==> flow/design.v <==
module dummydecoder(
    input [31:0] instr,       
    output reg [5:0] op,      
    output reg [4:0] rs1,     
    output reg [4:0] rs2,     
    output reg [4:0] rd,      
    input  [31:0] r_rv2,      
    output reg [31:0] rv2,    
    output reg we             
);
    always @* begin
        case({instr[14:12], instr[6:0]})
            10'b0000010011 : begin op = 0; rv2 = {{20{instr[31]}},instr[31:20]}; we = 1;end			 
            10'b0100010011 : begin op = 1; rv2 = {{20{instr[31]}},instr[31:20]}; we = 1;end			 
            10'b0110010011 : begin op = 2; rv2 = {{20{instr[31]}},instr[31:20]}; we = 1;end			 
            10'b1000010011 : begin op = 3; rv2 = {{20{instr[31]}},instr[31:20]}; we = 1;end			 
            10'b1100010011 : begin op = 4; rv2 = {{20{instr[31]}},instr[31:20]}; we = 1;end			 
            10'b1110010011 : begin op = 5; rv2 = {{20{instr[31]}},instr[31:20]}; we = 1;end			 
            10'b0010010011 : begin op = 6; rv2 = {{20{instr[31]}},instr[31:20]}; we = 1;end			 
            10'b1010010011 : begin op = instr[30] ? 8 : 7;  rv2 = instr[24:20]; we = 1;end	 
            10'b0000110011 : begin op = instr[30] ? 10 : 9; rv2 = r_rv2; we = 1;end	 
		    10'b0010110011 : begin op = 11; rv2 = r_rv2; we = 1;end			    
		    10'b0100110011 : begin op = 12; rv2 = r_rv2; we = 1;end			    
		    10'b0110110011 : begin op = 13; rv2 = r_rv2; we = 1;end			    
		    10'b1000110011 : begin op = 14; rv2 = r_rv2; we = 1;end			    
            10'b1010110011 : begin op = instr[30] ? 16 : 15; rv2 = r_rv2; we = 1;end	 
		    10'b1100110011 : begin op = 17; rv2 = r_rv2; we = 1;end			    
		    10'b1110110011 : begin op = 18; rv2 = r_rv2; we = 1;end			    
            10'b0000000011 : begin op = 19; rv2 = r_rv2; we = 1;end             
            10'b0010000011 : begin op = 20; rv2 = r_rv2; we = 1;end             
            10'b0100000011 : begin op = 21; rv2 = r_rv2; we = 1;end             
            10'b1000000011 : begin op = 22; rv2 = r_rv2; we = 1;end             
            10'b1010000011 : begin op = 23; rv2 = r_rv2; we = 1;end             
            10'b0000100011 : begin op = 24; rv2 = r_rv2; we = 0;end             
            10'b0010100011 : begin op = 25; rv2 = r_rv2; we = 0;end             
            10'b0100100011 : begin op = 26; rv2 = r_rv2; we = 0;end             
            10'b0001100011 : begin op = 31; rv2 = r_rv2; we = 0;end             
            10'b0011100011 : begin op = 32; rv2 = r_rv2; we = 0;end             
            10'b1001100011 : begin op = 33; rv2 = r_rv2; we = 0;end             
            10'b1011100011 : begin op = 34; rv2 = r_rv2; we = 0;end             
            10'b1101100011 : begin op = 35; rv2 = r_rv2; we = 0;end             
            10'b1111100011 : begin op = 36; rv2 = r_rv2; we = 0;end             
            10'b0001100111 : begin op = 30; rv2 = r_rv2; we = 1;end             
            default:begin
                 case (instr[6:0])
            7'b1101111 : begin op = 29; rv2 = r_rv2; we = 1;end             
            7'b0110111 : begin op = 27; rv2 = r_rv2; we = 1;end             
            7'b0010111 : begin op = 28; rv2 = r_rv2; we = 1;end             
                     default:begin op = 0; we = 0;rv2=r_rv2; end
        endcase
            end
	endcase
     rs1 = instr [19:15];
     rs2 = instr [24:20];
     rd  = instr [11:7];
    end
endmodule
module alu32(
    input [5:0] op,       
    input [31:0] rv1,     
    input [31:0] rv2,     
    output reg [31:0] rvout,   
    input [31:0] drdata,
    output reg [31:0] dwdata,
    output reg [3:0] dwe,
    input [31:0] daddr,
    input [31:0] iaddr,
    input [31:0] instr
);
    always @* begin
        case(op)
            0 : begin rvout = rv1 + rv2; dwe = 0; dwdata = 0; end   
            1 : begin rvout = $signed(rv1) < $signed(rv2); dwe = 0; dwdata = 0;end  
            2 : begin rvout = rv1 < rv2; dwe = 0; dwdata = 0;end  
            3 : begin rvout = rv1 ^ rv2; dwe = 0; dwdata = 0;end  
            4 : begin rvout = rv1 | rv2; dwe = 0; dwdata = 0;end  
            5 : begin rvout = rv1 & rv2; dwe = 0; dwdata = 0;end  
            6 : begin rvout = rv1 << rv2[4:0]; dwe = 0; dwdata = 0;end  
            7 : begin rvout = rv1 >> rv2[4:0]; dwe = 0; dwdata = 0;end  
            8 : begin rvout = $signed(rv1) >>> rv2[4:0]; dwe = 0; dwdata = 0;end  
            9 : begin rvout = rv1 + rv2; dwe = 0; dwdata = 0;end  
            10: begin rvout = rv1 - rv2; dwe = 0; dwdata = 0;end  
            11: begin rvout = rv1 << rv2[4:0]; dwe = 0; dwdata = 0;end  
            12: begin rvout = $signed(rv1) < $signed(rv2); dwe = 0; dwdata = 0;end  
            13: begin rvout = rv1 < rv2; dwe = 0; dwdata = 0;end  
            14: begin rvout = rv1 ^ rv2; dwe = 0; dwdata = 0;end  
            15: begin rvout = rv1 >> rv2[4:0]; dwe = 0; dwdata = 0;end  
            16: begin rvout = $signed(rv1) >>> rv2[4:0]; dwe = 0; dwdata = 0;end  
            17: begin rvout = rv1 | rv2; dwe = 0; dwdata = 0;end  
            18: begin rvout = rv1 & rv2; dwe = 0; dwdata = 0;end  
            19 : begin dwe = 0;dwdata = 0;            
            case (daddr[1:0])
                2'b00: rvout = {{24{drdata[7]}}, drdata[7:0]};    
                2'b01: rvout = {{24{drdata[15]}}, drdata[15:8]};  
                2'b10: rvout = {{24{drdata[23]}}, drdata[23:16]};
                2'b11: rvout = {{24{drdata[31]}}, drdata[31:24]};
                default : rvout = {{24{drdata[7]}}, drdata[7:0]};
            endcase
                end                                                      
            20 : begin  dwe = 0; dwdata = 0;
                case (daddr[1:0])
                    2'b00: rvout = {{16{drdata[15]}}, drdata[15:0]};
                    2'b10: rvout = {{16{drdata[31]}}, drdata[31:16]};
                    default : rvout = {{16{drdata[15]}}, drdata[15:0]};
                endcase
                end                                                      
            21 : begin rvout = drdata; dwe = 0; dwdata = 0; end                          
            22 : begin dwe = 0;dwdata = 0; 
                case (daddr[1:0])
                    2'b00: rvout = {{24{1'b0}}, drdata[7:0]};
                    2'b01: rvout = {{24{1'b0}}, drdata[15:8]};
                    2'b10: rvout = {{24{1'b0}}, drdata[23:16]};
                    2'b11: rvout = {{24{1'b0}}, drdata[31:24]};
                    default : rvout = {{24{1'b0}}, drdata[7:0]};
                endcase
                end                                                      
            23 : begin dwe = 0; dwdata = 0; 
                case (daddr[1:0])
                    2'b00: rvout = {{16{1'b0}}, drdata[15:0]};
                    2'b10: rvout = {{16{1'b0}}, drdata[31:16]};
                    default : rvout = {{16{1'b0}}, drdata[15:0]};
                endcase
                end                                                     
            24 : begin dwdata = {4{rv2[7:0]}}; rvout = 0;
                case(daddr[1:0])
                    2'b00: dwe = 4'b0001;         
                    2'b01: dwe = 4'b0010;         
                    2'b10: dwe = 4'b0100;         
                    2'b11: dwe = 4'b1000;         
                    default : dwe = 4'b0001; 
                endcase 
            end                                                             
            25 : begin dwdata = {2{rv2[15:0]}}; rvout = 0;
                case(daddr[1:0])
                    2'b00: dwe = 4'b0011;        
                    2'b10: dwe = 4'b1100;
                    default : dwe = 4'b0011;
                endcase
            end                                                              
            26 : begin dwdata = rv2; dwe = 4'b1111; rvout = 0; end                      
            27: begin rvout = {instr[31:12],{12{1'b0}}}; dwe = 0; dwdata = 0;end  
            28: begin rvout = iaddr + {instr[31:12],{12{1'b0}}}; dwe = 0; dwdata = 0;end  
            29: begin rvout = iaddr +4; dwe = 0; dwdata = 0;end  
            30: begin rvout = iaddr +4; dwe = 0; dwdata = 0;end  
            31: begin dwe = 0; dwdata = 0; rvout = 0; end       
            32: begin dwe = 0; rvout = 0; dwdata = 0; end  
            33: begin dwe = 0; rvout = 0; dwdata = 0; end  
            34: begin dwe = 0; rvout = 0; dwdata = 0; end  
            35: begin dwe = 0; rvout = 0; dwdata = 0; end  
            36: begin dwe = 0; rvout = 0; dwdata = 0; end  
            default : begin rvout =0; dwe = 0; dwdata = 0; end 
        endcase
    end
endmodule
module regfile(
    input [4:0] rs1,      
    input [4:0] rs2,      
    input [4:0] rd,       
    input we,             
    input [31:0] wdata,   
    output reg [31:0] rv1,    
    output reg [31:0] rv2,    
    input clk,             
    input [5:0] op,
    input [31:0] instr,
    output reg [31:0] daddr,
    input [31:0] iaddr
);
    reg [31:0] memory [0:31];
    always @* begin
        rv1 = (rs1 == 0) ? 32'd0 : memory[rs1];
        rv2 = (rs2 == 0) ? 32'd0 : memory[rs2];
        case(op)
            19,20,21,22,
            23: daddr = rv1 + {{20{instr[31]}},instr[31:20]};
            24,25,
            26: daddr = rv1 + {{ 20{instr[31]}},instr[31:25],instr[11:7]};
            default : daddr = 0;   
        endcase 
    end
    always @(posedge clk) begin   
        if(we == 1 & rd!= 0) begin
            memory[rd] <= wdata;
         end
    end
endmodule
module cpu (
    input clk, 
    input reset,
    output reg [31:0] iaddr,
    input [31:0] idata,
    output reg [31:0] daddr,
    input [31:0] drdata,
    output reg [31:0] dwdata,
    output reg [3:0] dwe
);
    wire [31:0] daddr1, dwdata1;  
    wire [3:0] dwe1;
    wire [5:0] op;
    wire [31:0] rv1, rv2, rvout, r_rv2, wdata;
    wire [4:0] rs1, rs2, rd;
    wire we;
    alu32 u1(
        .op(op),
        .rv1(rv1),            
        .rv2(rv2),
        .rvout(rvout),
        .drdata(drdata),      
        .dwdata(dwdata1),     
        .dwe(dwe1),
        .daddr(daddr1),
        .iaddr(iaddr),
        .instr(idata)
    );
    regfile u2(
        .rs1(rs1),
        .rs2(rs2),
        .rd(rd),
        .we(we),
        .wdata(rvout),
        .rv1(rv1),
        .rv2(r_rv2),
        .clk(clk),
        .op(op),
        .instr(idata),
        .daddr(daddr1)
    );
    dummydecoder u3(
        .instr(idata),
        .op(op),
        .rs1(rs1),
        .rs2(rs2),
        .rd(rd),
        .r_rv2(r_rv2),
        .rv2(rv2),
        .we(we)
    );
    always @* begin
        if (reset) begin
           daddr = 0;
           dwdata = 0;
           dwe = 0;
        end
        else begin
           daddr = daddr1;
           dwdata = dwdata1;
           dwe = dwe1;
        end
    end
    wire [31:0] imm_j = {{12{idata[31]}},idata[19:12],idata[20],idata[30:21],1'b0};
    wire [31:0] imm_b = {{20{idata[31]}},idata[7],idata[30:25],idata[11:8],1'b0};
    wire [31:0] jalr_t = rv1 + {{20{idata[31]}},idata[31:20]};
    reg  [31:0] pc_next;
    always @* begin  
        case(op)
            29 : pc_next = iaddr + imm_j;  
            30 : pc_next = {jalr_t[31:1], 1'b0};  
            31 : pc_next = (rv1 == rv2) ? iaddr + imm_b : iaddr + 4;  
            32 : pc_next = (rv1 != rv2) ? iaddr + imm_b : iaddr + 4;  
            33 : pc_next = ($signed(rv1) < $signed(rv2)) ? iaddr + imm_b : iaddr + 4;  
            34 : pc_next = ($signed(rv1) >= $signed(rv2)) ? iaddr + imm_b : iaddr + 4;  
            35 : pc_next = (rv1 < rv2) ? iaddr + imm_b : iaddr + 4;  
            36 : pc_next = (rv1 >= rv2) ? iaddr + imm_b : iaddr + 4;  
            default : pc_next = iaddr + 4;
        endcase
    end       
    always @(posedge clk) begin  
        if (reset) begin
            iaddr <= 0;
        end else begin
            iaddr <= pc_next;
        end
    end
endmodule
## From RTL to reports: cpu

What the tools print for cpu, step after step.
Lines are those of the file above, counted from 1.
Cell names lack the library's common part.
The mark n/a stands for no value.

| design | value |
|---|---|
| top | cpu |
| clock input | clk |
| standard-cell library | sky130hd |
| library corner | tt_025C_1v80 |

## Word level

Yosys after proc, flatten, opt, wreduce and memory -nomap, before mapping. Enables and synchronous resets that opt folds into registers are not counted as muxes. Memory bits, and registers merged into a memory's read port (data or address), are not among the register bits. Print and check cells are not counted.
Memory sizes are those after Yosys's memory passes, which may raise the word count (mostly to a power of two), join words into wider ones and drop unused or constant bits.

| bit counts | value |
|---|---|
| bits in registers | 32 |
| memory bits (writable) | 1024 |
| memories | 1 |
| bits of input ports | 66 |
| output and inout port bits | 100 |
| word-level cells | 152 |

| operators by class | value |
|---|---|
| add/subtract/negate cells | 8 |
| magnitude comparators | 6 |
| eq/ne operators | 75 |
| shift operators | 3 |
| mux-type cells | 33 |
| bitwise gates (word level) | 4 |
| reduce/logical cells | 21 |

Memory list:

| name | depth | width | rd ports | write ports | line | source |
|---|---|---|---|---|---|---|
| u2.memory | 32 | 32 | 2 | 1 | 169 | `reg [31:0] memory [0:31];` |

Operators by type and width:

| cell | count |
|---|---|
| parallel mux 32 bit (select 18 bit) | 1 |
| 2-to-1 mux 32 bit | 12 |
| parallel mux 32 bit (select 8 bit) | 1 |
| parallel mux 32 bit (select 4 bit) | 2 |
| adder 32 bit | 6 |
| parallel mux 6 bit (select 31 bit) | 1 |
| == test 10 bit with constant B | 14 |
| less-than comparator 32 bit | 4 |
| parallel mux 32 bit (select 2 bit) | 2 |
| == test 6 x 5 -> 1 bit with constant B | 16 |
| parallel mux 32 bit (select 3 bit) | 1 |
| greater-or-equal comparator 32 bit | 2 |
| == test 10 x 9 -> 1 bit with constant B | 6 |
| == test 10 x 8 -> 1 bit with constant B | 5 |
| == test 6 x 4 -> 1 bit with constant B | 8 |
| adder 32 x 3 -> 32 bit with constant B | 1 |
| subtractor 32 bit | 1 |
| == test 32 bit | 1 |
| != test 32 bit | 1 |
| bitwise AND 32 bit | 1 |
| bitwise OR 32 bit | 1 |
| bitwise XOR 32 bit | 1 |
| << shifter 32 x 5 -> 32 bit | 1 |
| >> shifter 32 x 5 -> 32 bit | 1 |
| >>> shifter 32 x 5 -> 32 bit | 1 |
| == test 6 bit with constant B | 5 |
| == test 6 x 3 -> 1 bit with constant B | 4 |
| OR reduction 22 bit | 1 |

Other operator kinds: 30; their cells: 49.

## Logic depth

Yosys ltp: most cells in a row. Word level: on the elaborated netlist, between registers, memories and ports. Mapped: between sequential cells and ports; inverters and the memories' decode and read muxes count.

| logic depth | value |
|---|---|
| depth after elaboration | 10 |
| ABC_AREA | 0 |
| mapped depth | 28 |
| gate-level depth less buffers | 20 |

## After synthesis

The flow's flattened synthesis, as Yosys stat reports it; memories are mapped. The netlist is that of the ABC_AREA named above (0 if unset); the other value can give another one.
The area totals of this step are shown rounded.

| mapped netlist | value |
|---|---|
| standard cells after synthesis | 5329 |
| synthesis area | 67200 um^2 |
| sequential area | 31400 um^2 |
| flip-flop cells | 1055 |
| buffers | 403 |

Cells by type:

| cell | count | area in all (um^2) |
|---|---|---|
| edfxtp_1 | 1024 | 3.07E+04 |
| mux4_2 | 511 | 1.15E+04 |
| mux2i_1 | 257 | 2.57E+03 |
| ha_1 | 188 | 2.35E+03 |
| a21oi_1 | 386 | 1.93E+03 |
| nor2_1 | 356 | 1.34E+03 |
| nand2_1 | 308 | 1.16E+03 |
| o21ai_0 | 230 | 1.15E+03 |
| clkbuf_1 | 232 | 870.835 |
| xnor2_1 | 85 | 744.464 |
| mux2_2 | 62 | 698.17 |
| a221oi_1 | 78 | 683.155 |
| a21o_1 | 87 | 653.126 |
| a211oi_1 | 83 | 623.098 |
| dfxtp_1 | 31 | 620.595 |
| buf_2 | 112 | 560.538 |
| o22ai_1 | 82 | 512.992 |
| nand3_1 | 101 | 505.485 |

Other cell types: 83; their cells: 1116.
By module: a second synthesis without flattening, with its own total; a netlist apart from the flattened one above.

| second synthesis, totals | value |
|---|---|
| cell total of the unflattened synthesis | 5287 |
| area (unflattened synthesis) | 69300 um^2 |

Each row is one instance without its submodules.

By module:

| module | instances | cells | area (um^2) | sequential area (um^2) |
|---|---|---|---|---|
| regfile | 1 | 2268 | 48700 | 30700 |
| alu32 | 1 | 1761 | 11600 | 0.0 |
| cpu | 1 | 1090 | 7690 | 621 |
| dummydecoder | 1 | 168 | 1180 | 0.0 |

## Path before layout

Source: OpenSTA report_checks on the synthesized netlist (no wires, ideal clock, input and output delay 20% of the period each), path of least setup slack; recovery checks are left aside. Register names are those of the netlist, which keeps one name where synthesis merged equal registers.

| path post-synthesis | value |
|---|---|
| path type | in2out |
| start | in idata[17] |
| end | out daddr[28] |
| clock period | 11.0 ns |
| external input delay | 2.200 ns |
| external output delay | 2.200 ns |
| launch time at the first pin | 2.200 ns |
| arrival | 6.830 ns |
| required time | 8.800 ns |
| setup slack | 1.970 ns |
| delay of the path | 4.630 ns |
| stages on the path | 23 |
| path buffers | 7 |
| synthesis period reached | 9.03 ns |

"delay of the path" = arrival - input delay + setup time.
A path that ends at an output port has no setup time.
"stages on the path" counts driving pins, that of a launching flip-flop among them; a cell with two outputs on the path counts twice.
"synthesis period reached" is the clock period less the worst setup slack; recovery checks do not enter. This is arithmetic on one report: input and output delays are still those of the set period (20% each).
Between the ends stands the longest chain of elaborated cells between them, by number of cells; it is not shown to be the way that was timed. Of several equally long chains one is given.
Each line given opens the expression or statement behind the cell; cells for indexed reads and writes are added by Yosys, which also makes memories of some case tables.
A memory read counts as a cell of the chain, while the word-level depth stops at memories.

| on the way, post-synthesis | value |
|---|---|
| cell sequence | buf_4 -> buf_2 -> buf_2 -> buf_2 -> buf_2 -> buf_2 -> a211oi_1 -> nor4_1 -> ha_1 -> inv_1 -> fa_1 -> nor2b_1 -> o21ai_0 -> a21boi_0 -> o21ai_0 -> nand2b_1 -> buf_1 -> a21o_1 -> a21oi_1 -> o21ai_0 -> a31oi_1 -> o22ai_1 -> mux2_2 |
| cells in the longest elaborated chain | 5 |
| elaborated cells between the ends (all ways) | 7 |
| those cells by class | 2 x add/sub; 3 x mux; 1 x reduce/logical; 1 x memory |

Ends and longest elaborated chain, post-synthesis:

| item | line | source |
|---|---|---|
| start, declared | 191 | `input [31:0] idata,` |
| memory (32 x 32 bit) | 169 | `reg [31:0] memory [0:31];` |
| 2-to-1 mux 32 bit | 171 | `rv1 = (rs1 == 0) ? 32'd0 : memory[rs1];` |
| adder 32 bit | 177 | `26: daddr = rv1 + {{ 20{instr[31]}},instr[31:25],instr[11:7]};` |
| parallel mux 32 bit (select 2 bit) | 173 | `case(op)` |
| 2-to-1 mux 32 bit | 239 | `if (reset) begin` |
| end, declared | 192 | `output reg [31:0] daddr,` |

## Timing after layout

Path of least setup slack in the final report of run 1 (OpenROAD, finished layout, wires in). Where an end is a register, its clock arrival counts in the times.

| path post-layout | value |
|---|---|
| path type | in2out |
| start | in idata[16] |
| end | out daddr[12] |
| clock period | 14.0 ns |
| external input delay | 2.80 ns |
| external output delay | 2.80 ns |
| launch time at the first pin | 2.80 ns |
| arrival | 9.76 ns |
| required time | 11.20 ns |
| setup slack | 1.44 ns |
| stages on the path | 22 |
| path buffers | 4 |

Between the ends stands the longest chain of elaborated cells between them, by number of cells; it is not shown to be the way that was timed. Of several equally long chains one is given.
A memory read counts as a cell of the chain, while the word-level depth stops at memories.

| on the way, post-layout | value |
|---|---|
| cell sequence | buf_8 -> or3b_2 -> buf_4 -> o22ai_1 -> a211o_1 -> a211oi_1 -> nor4_2 -> buf_4 -> ha_1 -> inv_1 -> fa_1 -> nor2b_1 -> o21ai_0 -> a21boi_0 -> o21ai_0 -> nand2b_1 -> a21o_1 -> a21oi_1 -> o21ai_0 -> a221oi_1 -> a21oi_1 -> clkdlybuf4s50_1 |
| cells in the longest elaborated chain | 5 |
| elaborated cells between the ends (all ways) | 7 |
| those cells by class | 2 x add/sub; 3 x mux; 1 x reduce/logical; 1 x memory |

Ends and longest elaborated chain, post-layout:

| item | line | source |
|---|---|---|
| start, declared | 191 | `input [31:0] idata,` |
| memory (32 x 32 bit) | 169 | `reg [31:0] memory [0:31];` |
| 2-to-1 mux 32 bit | 171 | `rv1 = (rs1 == 0) ? 32'd0 : memory[rs1];` |
| adder 32 bit | 177 | `26: daddr = rv1 + {{ 20{instr[31]}},instr[31:25],instr[11:7]};` |
| parallel mux 32 bit (select 2 bit) | 173 | `case(op)` |
| 2-to-1 mux 32 bit | 239 | `if (reset) begin` |
| end, declared | 192 | `output reg [31:0] daddr,` |

# Flow runs of cpu

Record of 3 stored runs of the RTL-to-layout flow on cpu, platform sky130hd. The runs are unordered. Constraints: input delay and output delay 20% of the set period each, output load 0.01 pF.
"clock period reached": clock period set for the run, less the worst setup slack. It is reckoned from that one timing run; input and output delays stay at 20% of the period that was set.
"worst path time": the worst setup path's part of the clock period (all of it between registers, 20% less for each end at a port) less its slack. A launch clock that arrives late makes it longer, a capture clock that arrives late makes it shorter.
Measured values are rounded.

## Run 1

==> flow/run.sh <==
#!/bin/bash
# the make line also repeats the synthesis and layout settings of config.mk as NAME=value (left out here)
make -C /OpenROAD-flow-scripts/flow DESIGN_CONFIG=/design/flow/config.mk WORK_HOME=/design/flow/orfs CLKGATE_MAP_FILE= finish
==> flow/config.mk <==
export PLATFORM = sky130hd
export DESIGN_NAME = cpu
export DESIGN_NICKNAME = cpu
export VERILOG_FILES = /design/flow/design.v
export SDC_FILE = /design/flow/constraint.sdc
export NUM_CORES = 4
export LEC_CHECK = 0
export CAP_MARGIN = 20
export CORE_ASPECT_RATIO = 0.86
export CORE_MARGIN = 10
export CORE_UTILIZATION = 50
export CTS_CLUSTER_DIAMETER = 91
export GPL_TIMING_DRIVEN = 1
export MIN_ROUTING_LAYER = met1
export PLACE_DENSITY_LB_ADDON = 0.15
export SETUP_SLACK_MARGIN = -0.57
export SLEW_MARGIN = 20
==> flow/constraint.sdc <==
create_clock -name core_clock -period 14.0 [get_ports {clk}]
set_input_delay 2.8000 -clock core_clock [delete_from_list [all_inputs] [get_ports {clk}]]
set_output_delay 2.8000 -clock core_clock [all_outputs]
set_load 0.01 [all_outputs]

| result of run 1 | value |
|---|---|
| netlist area reported by Yosys | 67200 um^2 |
| die area | 149000 um^2 |
| standard-cell area after routing | 74900 um^2 |
| utilization after layout | 56.2% |
| worst setup slack after layout | 1.44 ns |
| post-route setup TNS | 0.000 ns |
| clock period reached | 12.563 ns |
| worst path time | 6.96 ns |
| worst setup path type | in2out |

## Run 2

==> flow/run.sh <==
#!/bin/bash
# the make line also repeats the synthesis and layout settings of config.mk as NAME=value (left out here)
make -C /OpenROAD-flow-scripts/flow DESIGN_CONFIG=/design/flow/config.mk WORK_HOME=/design/flow/orfs CLKGATE_MAP_FILE= finish
==> flow/config.mk <==
export PLATFORM = sky130hd
export DESIGN_NAME = cpu
export DESIGN_NICKNAME = cpu
export VERILOG_FILES = /design/flow/design.v
export SDC_FILE = /design/flow/constraint.sdc
export NUM_CORES = 4
export LEC_CHECK = 0
export CAP_MARGIN = 20
export CELL_PAD_IN_SITES_GLOBAL_PLACEMENT = 2
export CORE_MARGIN = 2
export CORE_UTILIZATION = 39
export MAX_ROUTING_LAYER = met5
export SETUP_SLACK_MARGIN = 0.04
export SLEW_MARGIN = 15
==> flow/constraint.sdc <==
create_clock -name core_clock -period 8.09 [get_ports {clk}]
set_input_delay 1.6180 -clock core_clock [delete_from_list [all_inputs] [get_ports {clk}]]
set_output_delay 1.6180 -clock core_clock [all_outputs]
set_load 0.01 [all_outputs]

| result of run 2 | value |
|---|---|
| netlist area reported by Yosys | 67200 um^2 |
| die area | 176000 um^2 |
| standard-cell area after routing | 82000 um^2 |
| utilization after layout | 47.9% |
| worst setup slack after layout | 0.096 ns |
| post-route setup TNS | 0.000 ns |
| clock period reached | 7.994 ns |
| worst path time | 4.76 ns |
| worst setup path type | in2out |

## Run 3

==> flow/run.sh <==
#!/bin/bash
# the make line also repeats the synthesis and layout settings of config.mk as NAME=value (left out here)
make -C /OpenROAD-flow-scripts/flow DESIGN_CONFIG=/design/flow/config.mk WORK_HOME=/design/flow/orfs CLKGATE_MAP_FILE= finish
==> flow/config.mk <==
export PLATFORM = sky130hd
export DESIGN_NAME = cpu
export DESIGN_NICKNAME = cpu
export VERILOG_FILES = /design/flow/design.v
export SDC_FILE = /design/flow/constraint.sdc
export NUM_CORES = 4
export LEC_CHECK = 0
export CAP_MARGIN = 20
export CORE_MARGIN = 2
export CORE_UTILIZATION = 40
export PLACE_DENSITY = 0.6
export SETUP_SLACK_MARGIN = -0.61
export SLEW_MARGIN = 20
==> flow/constraint.sdc <==
create_clock -name core_clock -period 10.6 [get_ports {clk}]
set_input_delay 2.1200 -clock core_clock [delete_from_list [all_inputs] [get_ports {clk}]]
set_output_delay 2.1200 -clock core_clock [all_outputs]
set_load 0.01 [all_outputs]

| result of run 3 | value |
|---|---|
| netlist area reported by Yosys | 67200 um^2 |
| die area | 171000 um^2 |
| standard-cell area after routing | 76700 um^2 |
| utilization after layout | 45.9% |
| worst setup slack after layout | 0.358 ns |
| post-route setup TNS | 0.000 ns |
| clock period reached | 10.242 ns |
| worst path time | 6.00 ns |
| worst setup path type | in2out |
